==> flow/design.v <==
`timescale 1ns / 1ps
module Risc_16_bit(
 input clk,
 input rst,
 output [15:0] imem_addr,
 input  [15:0] imem_data,
 output        dmem_we,
 output [2:0]  dmem_addr,
 output [15:0] dmem_wdata
);
 wire jump,bne,beq,mem_read,mem_write,alu_src,reg_dst,mem_to_reg,reg_write;
 wire[1:0] alu_op;
 wire [3:0] opcode;
 Datapath_Unit DU
 (
  .clk(clk),
  .rst(rst),
  .imem_addr(imem_addr),
  .imem_data(imem_data),
  .trace_we(dmem_we),
  .trace_addr(dmem_addr),
  .trace_wdata(dmem_wdata),
  .jump(jump),
  .beq(beq),
  .mem_read(mem_read),
  .mem_write(mem_write),
  .alu_src(alu_src),
  .reg_dst(reg_dst),
  .mem_to_reg(mem_to_reg),
  .reg_write(reg_write),
  .bne(bne),
  .alu_op(alu_op),
  .opcode(opcode)
 );
 Control_Unit control
 (
  .opcode(opcode),
  .reg_dst(reg_dst),
  .mem_to_reg(mem_to_reg),
  .alu_op(alu_op),
  .jump(jump),
  .bne(bne),
  .beq(beq),
  .mem_read(mem_read),
  .mem_write(mem_write),
  .alu_src(alu_src),
  .reg_write(reg_write)
 );
endmodule
`timescale 1ns / 1ps
module Datapath_Unit(
 input clk,
 input rst,
 output [15:0] imem_addr,
 input  [15:0] imem_data,
 output trace_we,
 output [2:0] trace_addr,
 output [15:0] trace_wdata,
 input jump,beq,mem_read,mem_write,alu_src,reg_dst,mem_to_reg,reg_write,bne,
 input[1:0] alu_op,
 output[3:0] opcode
);
 reg  [15:0] pc_current;
 wire [15:0] pc_next,pc2;
 wire [15:0] instr;
 wire [2:0] reg_write_dest;
 wire [15:0] reg_write_data;
 wire [2:0] reg_read_addr_1;
 wire [15:0] reg_read_data_1;
 wire [2:0] reg_read_addr_2;
 wire [15:0] reg_read_data_2;
 wire [15:0] ext_im,read_data2;
 wire [2:0] ALU_Control;
 wire [15:0] ALU_out;
 wire zero_flag;
 wire [15:0] PC_j, PC_beq, PC_2beq,PC_2bne,PC_bne;
 wire beq_control;
 wire bne_control;
 wire [12:0] jump_shift;
 wire [15:0] mem_read_data;
 always @(posedge clk)
 begin 
   if (rst)
     pc_current <= 16'd0;
   else
     pc_current <= pc_next;
 end
 assign pc2 = pc_current + 16'd2;
 assign imem_addr = pc_current;
 assign instr = imem_data;
 assign jump_shift = {instr[11:0],1'b0};
 assign reg_write_dest = (reg_dst==1'b1) ? instr[5:3] :instr[8:6];
 assign reg_read_addr_1 = instr[11:9];
 assign reg_read_addr_2 = instr[8:6];
 GPRs reg_file
 (
  .clk(clk),
  .rst(rst),
  .reg_write_en(reg_write),
  .reg_write_dest(reg_write_dest),
  .reg_write_data(reg_write_data),
  .reg_read_addr_1(reg_read_addr_1),
  .reg_read_data_1(reg_read_data_1),
  .reg_read_addr_2(reg_read_addr_2),
  .reg_read_data_2(reg_read_data_2)
 );
 assign ext_im = {{10{instr[5]}},instr[5:0]};  
 alu_control ALU_Control_unit(.ALUOp(alu_op),.Opcode(instr[15:12]),.ALU_Cnt(ALU_Control));
 assign read_data2 = (alu_src==1'b1) ? ext_im : reg_read_data_2;
 ALU alu_unit(.a(reg_read_data_1),.b(read_data2),.alu_control(ALU_Control),.result(ALU_out),.zero(zero_flag));
 assign PC_beq = pc2 + {ext_im[14:0],1'b0};
 assign PC_bne = pc2 + {ext_im[14:0],1'b0};
 assign beq_control = beq & zero_flag;
 assign bne_control = bne & (~zero_flag);
 assign PC_2beq = (beq_control==1'b1) ? PC_beq : pc2;
 assign PC_2bne = (bne_control==1'b1) ? PC_bne : PC_2beq;
 assign PC_j = {pc2[15:13],jump_shift};
 assign pc_next = (jump == 1'b1) ? PC_j :  PC_2bne;
  Data_Memory dm
   (
    .clk(clk),
    .rst(rst),
    .trace_we(trace_we),
    .trace_addr(trace_addr),
    .trace_wdata(trace_wdata),
    .mem_access_addr(ALU_out),
    .mem_write_data(reg_read_data_2),
    .mem_write_en(mem_write),
    .mem_read(mem_read),
    .mem_read_data(mem_read_data)
   );
 assign reg_write_data = (mem_to_reg == 1'b1)?  mem_read_data: ALU_out;
 assign opcode = instr[15:12];
endmodule
`timescale 1ns / 1ps
module Control_Unit(
      input[3:0] opcode,
      output reg[1:0] alu_op,
      output reg jump,beq,bne,mem_read,mem_write,alu_src,reg_dst,mem_to_reg,reg_write    
    );
always @(*)
begin
 case(opcode) 
 4'b0000:  
   begin
    reg_dst = 1'b0;
    alu_src = 1'b1;
    mem_to_reg = 1'b1;
    reg_write = 1'b1;
    mem_read = 1'b1;
    mem_write = 1'b0;
    beq = 1'b0;
    bne = 1'b0;
    alu_op = 2'b00;
    jump = 1'b0;   
   end
 4'b0001: 
   begin
    reg_dst = 1'b0;
    alu_src = 1'b1;
    mem_to_reg = 1'b0;
    reg_write = 1'b0;
    mem_read = 1'b0;
    mem_write = 1'b1;
    beq = 1'b0;
    bne = 1'b0;
    alu_op = 2'b00;
    jump = 1'b0;   
   end
 4'b0010:  
   begin
    reg_dst = 1'b1;
    alu_src = 1'b0;
    mem_to_reg = 1'b0;
    reg_write = 1'b1;
    mem_read = 1'b0;
    mem_write = 1'b0;
    beq = 1'b0;
    bne = 1'b0;
    alu_op = 2'b10;
    jump = 1'b0;   
   end
 4'b0011:  
   begin
    reg_dst = 1'b1;
    alu_src = 1'b0;
    mem_to_reg = 1'b0;
    reg_write = 1'b1;
    mem_read = 1'b0;
    mem_write = 1'b0;
    beq = 1'b0;
    bne = 1'b0;
    alu_op = 2'b10;
    jump = 1'b0;   
   end
 4'b0100:  
   begin
    reg_dst = 1'b1;
    alu_src = 1'b0;
    mem_to_reg = 1'b0;
    reg_write = 1'b1;
    mem_read = 1'b0;
    mem_write = 1'b0;
    beq = 1'b0;
    bne = 1'b0;
    alu_op = 2'b10;
    jump = 1'b0;   
   end
 4'b0101:  
   begin
    reg_dst = 1'b1;
    alu_src = 1'b0;
    mem_to_reg = 1'b0;
    reg_write = 1'b1;
    mem_read = 1'b0;
    mem_write = 1'b0;
    beq = 1'b0;
    bne = 1'b0;
    alu_op = 2'b10;
    jump = 1'b0;   
   end
 4'b0110:  
   begin
    reg_dst = 1'b1;
    alu_src = 1'b0;
    mem_to_reg = 1'b0;
    reg_write = 1'b1;
    mem_read = 1'b0;
    mem_write = 1'b0;
    beq = 1'b0;
    bne = 1'b0;
    alu_op = 2'b10;
    jump = 1'b0;   
   end
 4'b0111:  
   begin
    reg_dst = 1'b1;
    alu_src = 1'b0;
    mem_to_reg = 1'b0;
    reg_write = 1'b1;
    mem_read = 1'b0;
    mem_write = 1'b0;
    beq = 1'b0;
    bne = 1'b0;
    alu_op = 2'b10;
    jump = 1'b0;   
   end
 4'b1000:  
   begin
    reg_dst = 1'b1;
    alu_src = 1'b0;
    mem_to_reg = 1'b0;
    reg_write = 1'b1;
    mem_read = 1'b0;
    mem_write = 1'b0;
    beq = 1'b0;
    bne = 1'b0;
    alu_op = 2'b10;
    jump = 1'b0;   
   end
 4'b1001:  
   begin
    reg_dst = 1'b1;
    alu_src = 1'b0;
    mem_to_reg = 1'b0;
    reg_write = 1'b1;
    mem_read = 1'b0;
    mem_write = 1'b0;
    beq = 1'b0;
    bne = 1'b0;
    alu_op = 2'b10;
    jump = 1'b0;   
   end
 4'b1011: 
   begin
    reg_dst = 1'b0;
    alu_src = 1'b0;
    mem_to_reg = 1'b0;
    reg_write = 1'b0;
    mem_read = 1'b0;
    mem_write = 1'b0;
    beq = 1'b1;
    bne = 1'b0;
    alu_op = 2'b01;
    jump = 1'b0;   
   end
 4'b1100:
   begin
    reg_dst = 1'b0;
    alu_src = 1'b0;
    mem_to_reg = 1'b0;
    reg_write = 1'b0;
    mem_read = 1'b0;
    mem_write = 1'b0;
    beq = 1'b0;
    bne = 1'b1;
    alu_op = 2'b01;
    jump = 1'b0;   
   end
 4'b1101: 
   begin
    reg_dst = 1'b0;
    alu_src = 1'b0;
    mem_to_reg = 1'b0;
    reg_write = 1'b0;
    mem_read = 1'b0;
    mem_write = 1'b0;
    beq = 1'b0;
    bne = 1'b0;
    alu_op = 2'b00;
    jump = 1'b1;   
   end   
 default: begin
    reg_dst = 1'b1;
    alu_src = 1'b0;
    mem_to_reg = 1'b0;
    reg_write = 1'b1;
    mem_read = 1'b0;
    mem_write = 1'b0;
    beq = 1'b0;
    bne = 1'b0;
    alu_op = 2'b00;
    jump = 1'b0; 
   end
 endcase
 end
endmodule
`timescale 1ns / 1ps
module alu_control(
    input [1:0] ALUOp,
    input [3:0] Opcode,
    output reg [2:0] ALU_Cnt
);
always @(*) begin
    case(ALUOp)
        2'b00: ALU_Cnt = 3'b000;  
        2'b01: ALU_Cnt = 3'b001;  
        2'b10: begin  
            case(Opcode)
                4'b0010: ALU_Cnt = 3'b000;  
                4'b0011: ALU_Cnt = 3'b001;  
                4'b0100: ALU_Cnt = 3'b010;  
                4'b0101: ALU_Cnt = 3'b011;  
                4'b0110: ALU_Cnt = 3'b100;  
                4'b0111: ALU_Cnt = 3'b101;  
                4'b1000: ALU_Cnt = 3'b110;  
                4'b1001: ALU_Cnt = 3'b111;  
                default: ALU_Cnt = 3'b000;
            endcase
        end
        default: ALU_Cnt = 3'b000;
    endcase
end
endmodule
module ALU(
 input  [15:0] a,  
 input  [15:0] b,  
 input  [2:0] alu_control, 
 output reg [15:0] result,  
 output zero
    );
always @(*)
begin 
 case(alu_control)
 3'b000: result = a + b; 
 3'b001: result = a - b; 
 3'b010: result = ~a;
 3'b011: result = a<<b;
 3'b100: result = a>>b;
 3'b101: result = a & b;
 3'b110: result = a | b; 
 3'b111: begin if (a<b) result = 16'd1;
    else result = 16'd0;
    end
 default:result = a + b; 
 endcase
end
assign zero = (result==16'd0) ? 1'b1: 1'b0;
endmodule
`timescale 1ns / 1ps
module GPRs(
 input    clk,
 input    rst,
 input    reg_write_en,
 input  [2:0] reg_write_dest,
 input  [15:0] reg_write_data,
 input  [2:0] reg_read_addr_1,
 output  [15:0] reg_read_data_1,
 input  [2:0] reg_read_addr_2,
 output  [15:0] reg_read_data_2
);
 reg [15:0] reg_array [7:0];
 integer i;
 always @ (posedge clk ) begin
   if (rst) begin
    for(i=0;i<8;i=i+1)
     reg_array[i] <= 16'd0;
   end
   else if(reg_write_en) begin
    reg_array[reg_write_dest] <= reg_write_data;
   end
 end
 assign reg_read_data_1 = reg_array[reg_read_addr_1];
 assign reg_read_data_2 = reg_array[reg_read_addr_2];
endmodule
`timescale 1ns / 1ps
module Data_Memory(
 input clk,
 input rst,
 output reg        trace_we,
 output reg [2:0]  trace_addr,
 output reg [15:0] trace_wdata,
 input [15:0]   mem_access_addr,
 input [15:0]   mem_write_data,
 input     mem_write_en,
 input mem_read,
 output [15:0]   mem_read_data
);
reg [16 - 1:0] memory [8 - 1:0];
wire [2:0] ram_addr=mem_access_addr[2:0];
integer i;
 always @(posedge clk) begin
  if (rst) begin
   for (i = 0; i < 8; i = i + 1)
    memory[i] <= 16'd0;
  end
  else if (mem_write_en)
   memory[ram_addr] <= mem_write_data;
 end
 always @(posedge clk) begin
  if (rst) begin
   trace_we    <= 1'b0;
   trace_addr  <= 3'd0;
   trace_wdata <= 16'd0;
  end
  else begin
   trace_we    <= mem_write_en;
   trace_addr  <= ram_addr;
   trace_wdata <= mem_write_data;
  end
 end
 assign mem_read_data = (mem_read==1'b1) ? memory[ram_addr]: 16'd0; 
endmodule
Ticket comment

======== Tool chain data of Risc_16_bit ========
Module Risc_16_bit before and after one edit of its RTL, step after step.
"before" refers to lines of the RTL above, "after" to lines of the edited file.
"difference" is "after" less "before", of the values as shown.
Library cell names are shortened.
The mark n/a stands for no value.
inputs
  top ..................................... Risc_16_bit
  clock ................................... clk
  library ................................. sky130hd
  corner .................................. tt_025C_1v80

======== Diff ========
Unified diff, file above to edited file.
This change comes from a script, not from a designer. The edited design behaves differently; no optimisation was intended.
begin of diff
@@ -431,13 +431,12 @@
   if (rst) begin
    trace_we    <= 1'b0;
-   trace_addr  <= 3'd0;
    trace_wdata <= 16'd0;
   end
   else begin
    trace_we    <= mem_write_en;
-   trace_addr  <= ram_addr;
    trace_wdata <= mem_write_data;
   end
  end
+ always @(*) trace_addr = ram_addr;
  assign mem_read_data = (mem_read==1'b1) ? memory[ram_addr]: 16'd0; 
 endmodule
end of diff

======== Elaborated design ========
Source: Yosys, flattened and elaborated, memories not mapped. Widths are those after wreduce. Registers that Yosys merges into a memory's read port (data or address) are not register bits. Print and check cells do not count.
Yosys's memory passes give these memory sizes; they may raise the number of words (mostly to a power of two), join words into wider ones and drop unused or constant bits.
word-level totals
  element                          before  after  difference
  input port bits                  18      18     0
  memory cells                     4       4      0
  bits in read-only memories       224     224    0
  output and inout bits            36      36     0
  RAM bits                         256     256    0
  elaborated cells                 58      57     -1
  register bits after elaboration  36      33     -3
operators by class
  element                    before  after  difference
  muxes and demuxes          24      24     0
  reduce/logical cells       3       3      0
  bitwise logic cells        6       6      0
  shift operators            2       2      0
  magnitude comparators      1       1      0
  equal/unequal tests        9       9      0
  add/subtract/negate cells  4       4      0
Unchanged operator kinds not shown: 24.

======== Longest topological paths ========
Longest topological path by Yosys (ltp), each cell counted once; first at word level (registers and memories cut), then after technology mapping (sequential cells cut; the memories' decode and read muxes count).
depth
  element                       before  after  difference
  word-level depth              10      10     0
  ABC_AREA                      0       0      n/a
  depth in mapped cells         25      26     +1
  mapped depth without buffers  20      20     0

======== After synthesis ========
The flow's flattened synthesis, as Yosys stat reports it; memories are mapped. The netlist is that of the ABC_AREA named above (0 if unset); the other value can give another one.
cell types
  cell type  before  after  difference
  mux2i_1    206     72     -134
  nand2_1    119     168    +49
  nor2_1     285     246    -39
  a21oi_1    48      77     +29
  and2_1     25      54     +29
  a211oi_1   6       34     +28
  nor2b_1    76      103    +27
  clkbuf_1   50      67     +17
  mux4_2     35      50     +15
  a31oi_1    9       24     +15
  inv_1      49      61     +12
  a22oi_1    19      7      -12
  a311oi_1   2       14     +12
  o21ai_0    31      42     +11
  o21ai_1    16      5      -11
  o21bai_1   14      25     +11
  a221oi_1   7       18     +11
  nand2b_1   24      34     +10
Unchanged cell types not shown: 16.
Not every row of either side is listed.
mapped netlist
  element                         before     after      difference
  flip-flops                      291        288        -3
  standard cells after synthesis  1856       1884       +28
  sequential area (mm²)           0.008388   0.008328   -0.000060
  mapped area (mm²)               0.0195187  0.0191196  -0.0003991
  buffers                         111        121        +10
By module: a second synthesis without flattening, with its own total; a netlist apart from the flattened one above.
unflattened totals
  element                                        before     after      difference
  cells (unflattened synthesis)                  1805       1802       -3
  area total of the unflattened synthesis (mm²)  0.0199666  0.0199942  +0.0000276
Rows give one instance, submodules left out.
modules, before
  module         instances  cells  seq. area (mm²)  area (mm²)
  GPRs           1          430    0.0038437        0.0069066
  Data_Memory    1          506    0.0042441        0.0066289
  ALU            1          561    0                0.0040677
  Datapath_Unit  1          273    0.0003003        0.0021045
  Control_Unit   1          20     0                0.0001489
  alu_control    1          15     0                0.0001101
  Risc_16_bit    1          0      0                0
modules, after
  module         instances  cells  seq. area (mm²)  area (mm²)
  GPRs           1          430    0.0038437        0.0069066
  Data_Memory    1          503    0.004184         0.0066564
  ALU            1          561    0                0.0040677
  Datapath_Unit  1          273    0.0003003        0.0021045
  Control_Unit   1          20     0                0.0001489
  alu_control    1          15     0                0.0001101
  Risc_16_bit    1          0      0                0

======== Timing after synthesis ========
Path of least setup slack by OpenSTA after synthesis, without wires, with an ideal clock, recovery checks aside; 20% of the period is set as input and as output delay. Where synthesis merged equal registers, the netlist keeps one of their names.
timing path post-synthesis
  element                            before                     after                     difference
  kind                               input -> register          input -> output           n/a
  start point                        input port imem_data[6]    input port imem_data[6]   n/a
  end point                          register DU.pc_current[4]  output port dmem_addr[0]  n/a
  slack (ns)                         -0.365                     -0.951                    -0.586
  setup time (ns)                    0.088                      n/a                       n/a
  arrival (ns)                       6.676                      6.071                     -0.605
  stages on the path                 23                         19                        -4
  input delay (ns)                   1.280                      1.280                     0.000
  external output delay (ns)         n/a                        1.280                     n/a
  data required time (ns)            6.312                      5.120                     -1.192
  path buffers                       6                          6                         0
  launch time at the first pin (ns)  1.280                      1.280                     0.000
  period (ns)                        6.4                        6.4                       0.0
  path delay (ns)                    5.484                      4.791                     -0.693
  synthesis period reached (ns)      6.765                      7.351                     +0.586
"path delay" = arrival - input delay + setup time.
At an output port there is no setup time.
"stages on the path": output pins that drive a net of the path, with the launching flip-flop's if there is one; two outputs of one cell count as two.
"synthesis period reached" = period - worst setup slack (recovery checks aside). The figure is calculated, with input and output delays left at 20% of the set period.
Between the ends stands the longest chain of elaborated cells between them, by number of cells; it is not shown to be the way that was timed. Of several equally long chains one is given.
A line is the first line of the expression or statement that the cell stems from. Yosys adds cells for indexed reads and writes and turns some case tables into memories.
The chain passes a memory read, where the word-level depth is cut; so it can be longer than that depth.
between the ends, post-synthesis, before
  cell sequence ........................... buf_6 buf_6 buf_4 buf_1 mux4_2 mux2i_1 a21o_1 ha_1 clkbuf_1 nor3_1 a221oi_1 and3_1 o41ai_1 a211oi_1 o21bai_1 xnor2_1 a221o_1 a21oi_1 and4_4 mux2i_4 buf_6 nand2_1 a311oi_2
  cells in the longest elaborated chain ... 11
  elaborated cells on any way between the ends .. 19
  classes of those cells .................. add/sub: 2; compare: 1; shift: 2; mux: 7; logic: 5; reduce/logical: 1; memory: 1
RTL lines, path post-synthesis, before
  element                                RTL line  RTL
  start, declared                        6         input  [15:0] imem_data,
  memory 8 x 16 bit                      392       reg [15:0] reg_array [7:0];
  16-bit two-way mux                     109       assign read_data2 = (alu_src==1'b1) ? ext_im : reg_read_data_2;
  16-bit < comparator                    372       3'b111: begin if (a<b) result = 16'd1;
  1-bit two-way mux                      372
  16-bit parallel mux with 8-bit select  364       case(alu_control)
  16-bit zero test                       378       assign zero = (result==16'd0) ? 1'b1: 1'b0;
  1-bit two-way mux                      378
  1-bit AND                              113       assign beq_control = beq & zero_flag;
  16-bit two-way mux                     115       assign PC_2beq = (beq_control==1'b1) ? PC_beq : pc2;
  16-bit two-way mux                     116       assign PC_2bne = (bne_control==1'b1) ? PC_bne : PC_2beq;
  16-bit two-way mux                     118       assign pc_next = (jump == 1'b1) ? PC_j :  PC_2bne;
  end, assigned                          84        pc_current <= 16'd0;
  end, assigned                          86        pc_current <= pc_next;
  end, declared                          63        reg  [15:0] pc_current;
between the ends, post-synthesis, after
  cell sequence ........................... buf_2 buf_2 buf_2 buf_1 mux4_2 mux2i_1 nand2_1 nand2_1 ha_1 clkbuf_1 a21o_1 a2111oi_0 o31ai_1 o211ai_1 a211o_1 a221o_1 o221ai_4 inv_2 buf_1
  cells in the longest elaborated chain ... 5
  elaborated cells on any way between the ends .. 11
  classes of those cells .................. add/sub: 2; compare: 1; shift: 2; mux: 3; logic: 2; memory: 1
RTL lines, path post-synthesis, after
  element                                RTL line  RTL
  start, declared                        6         input  [15:0] imem_data,
  memory 8 x 16 bit                      392       reg [15:0] reg_array [7:0];
  16-bit two-way mux                     109       assign read_data2 = (alu_src==1'b1) ? ext_im : reg_read_data_2;
  16-bit < comparator                    372       3'b111: begin if (a<b) result = 16'd1;
  1-bit two-way mux                      372
  16-bit parallel mux with 8-bit select  364       case(alu_control)
  end, declared                          8         output [2:0]  dmem_addr,

======== Timing after layout ========
Path of least setup slack in the final report of each run of pair A (OpenROAD, finished layout, wires in). Where an end is a register, its clock arrival counts in the times.
timing path post-layout
  element                            before                     after                     difference
  kind                               input -> register          input -> output           n/a
  start point                        input port imem_data[7]    input port imem_data[6]   n/a
  end point                          register DU.pc_current[5]  output port dmem_addr[0]  n/a
  data required time (ns)            6.78                       5.06                      -1.72
  arrival (ns)                       6.60                       4.95                      -1.65
  stages on the path                 21                         17                        -4
  slack (ns)                         0.18                       0.12                      -0.06
  period (ns)                        6.33                       6.33                      0.00
  external output delay (ns)         n/a                        1.27                      n/a
  setup time (ns)                    0.09                       n/a                       n/a
  path buffers                       4                          5                         +1
  launch time at the first pin (ns)  1.27                       1.27                      0.00
  input delay (ns)                   1.27                       1.27                      0.00
Between the ends stands the longest chain of elaborated cells between them, by number of cells; it is not shown to be the way that was timed. Of several equally long chains one is given.
The chain passes a memory read, where the word-level depth is cut; so it can be longer than that depth.
between the ends, post-layout, before
  cell sequence ........................... clkdlybuf4s50_1 buf_4 nand2_1 buf_4 o22ai_1 o31a_1 ha_1 nor2b_1 o21ai_0 and3_1 o21ai_0 a221oi_2 o41ai_1 o31ai_1 o311ai_1 nor4_1 and4_4 mux2i_4 buf_12 nand2_1 a311oi_2
  cells in the longest elaborated chain ... 11
  elaborated cells on any way between the ends .. 19
  classes of those cells .................. add/sub: 2; compare: 1; shift: 2; mux: 7; logic: 5; reduce/logical: 1; memory: 1
RTL lines, path post-layout, before
  element                                RTL line  RTL
  start, declared                        6         input  [15:0] imem_data,
  memory 8 x 16 bit                      392       reg [15:0] reg_array [7:0];
  16-bit two-way mux                     109       assign read_data2 = (alu_src==1'b1) ? ext_im : reg_read_data_2;
  16-bit < comparator                    372       3'b111: begin if (a<b) result = 16'd1;
  1-bit two-way mux                      372
  16-bit parallel mux with 8-bit select  364       case(alu_control)
  16-bit zero test                       378       assign zero = (result==16'd0) ? 1'b1: 1'b0;
  1-bit two-way mux                      378
  1-bit AND                              113       assign beq_control = beq & zero_flag;
  16-bit two-way mux                     115       assign PC_2beq = (beq_control==1'b1) ? PC_beq : pc2;
  16-bit two-way mux                     116       assign PC_2bne = (bne_control==1'b1) ? PC_bne : PC_2beq;
  16-bit two-way mux                     118       assign pc_next = (jump == 1'b1) ? PC_j :  PC_2bne;
  end, assigned                          84        pc_current <= 16'd0;
  end, assigned                          86        pc_current <= pc_next;
  end, declared                          63        reg  [15:0] pc_current;
between the ends, post-layout, after
  cell sequence ........................... buf_4 buf_6 mux2_2 o22ai_1 o31a_1 buf_12 fa_2 a211oi_4 o21ai_2 nor4b_4 o211ai_1 a211o_1 a221o_1 o221ai_4 buf_12 inv_2 dlygate4sd2_1
  cells in the longest elaborated chain ... 5
  elaborated cells on any way between the ends .. 11
  classes of those cells .................. add/sub: 2; compare: 1; shift: 2; mux: 3; logic: 2; memory: 1
RTL lines, path post-layout, after
  element                                RTL line  RTL
  start, declared                        6         input  [15:0] imem_data,
  memory 8 x 16 bit                      392       reg [15:0] reg_array [7:0];
  16-bit two-way mux                     109       assign read_data2 = (alu_src==1'b1) ? ext_im : reg_read_data_2;
  16-bit < comparator                    372       3'b111: begin if (a<b) result = 16'd1;
  1-bit two-way mux                      372
  16-bit parallel mux with 8-bit select  364       case(alu_control)
  end, declared                          8         output [2:0]  dmem_addr,

======== Measured runs ========
Both versions went through the flow (Yosys, OpenROAD) with the same settings in each pair. Constraints: input delay and output delay 20% of the set period each, output load 0.01 pF.
settings, pair A
  period_ns ............................... 6.33
  CAP_MARGIN .............................. 20
  CORE_MARGIN ............................. 2
  CORE_UTILIZATION ........................ 40
  SLEW_MARGIN ............................. 20
results, pair A
  element                                    before     after      difference
  synthesized cell area (mm²)                0.0195187  0.0191196  -0.0003991
  lowest hold slack (ns)                     0.658      0.604      -0.054
  die outline area (mm²)                     0.05058    0.0495641  -0.0010159
  total negative slack on setup checks (ns)  0.000      0.000      0.000
  total power of the final layout (uW)       7140       7076       -64
  standard-cell area after routing (mm²)     0.0239417  0.0248563  +0.0009146
  lowest setup slack (ns)                    0.182      0.117      -0.065
  post-layout utilization                    0.499      0.524      +0.025
  reached clock period (ns)                  6.148      6.213      +0.065
settings, pair B
  CORE_ASPECT_RATIO ....................... 0.54
  CORE_UTILIZATION ........................ 29
  GPL_TIMING_DRIVEN ....................... 0
  HOLD_SLACK_MARGIN ....................... 0.24
  PLACE_DENSITY_LB_ADDON .................. 0.14
  SETUP_SLACK_MARGIN ...................... -0.37
  TNS_END_PERCENT ......................... 60
  period_ns ............................... 4.26
  CAP_MARGIN .............................. 20
  CORE_MARGIN ............................. 2
  SLEW_MARGIN ............................. 20
results, pair B
  element                                    before     after      difference
  synthesized cell area (mm²)                0.0195187  0.0191196  -0.0003991
  lowest hold slack (ns)                     0.642      0.628      -0.014
  die outline area (mm²)                     0.069497   0.0680978  -0.0013992
  total negative slack on setup checks (ns)  -386.915   -468.187   -81.272
  total power of the final layout (uW)       11069      11119      +50
  standard-cell area after routing (mm²)     0.0246862  0.0254019  +0.0007157
  lowest setup slack (ns)                    -1.377     -1.643     -0.266
  post-layout utilization                    0.373      0.388      +0.015
  reached clock period (ns)                  5.637      5.903      +0.266
"reached clock period" = clock period - worst setup slack. The figure is calculated, with input and output delays left at 20% of the set period.
By "total power of the final layout" is meant OpenSTA's value without simulated activity: inputs other than the clock are taken to toggle once in ten clock periods, and the tool carries that through the logic.
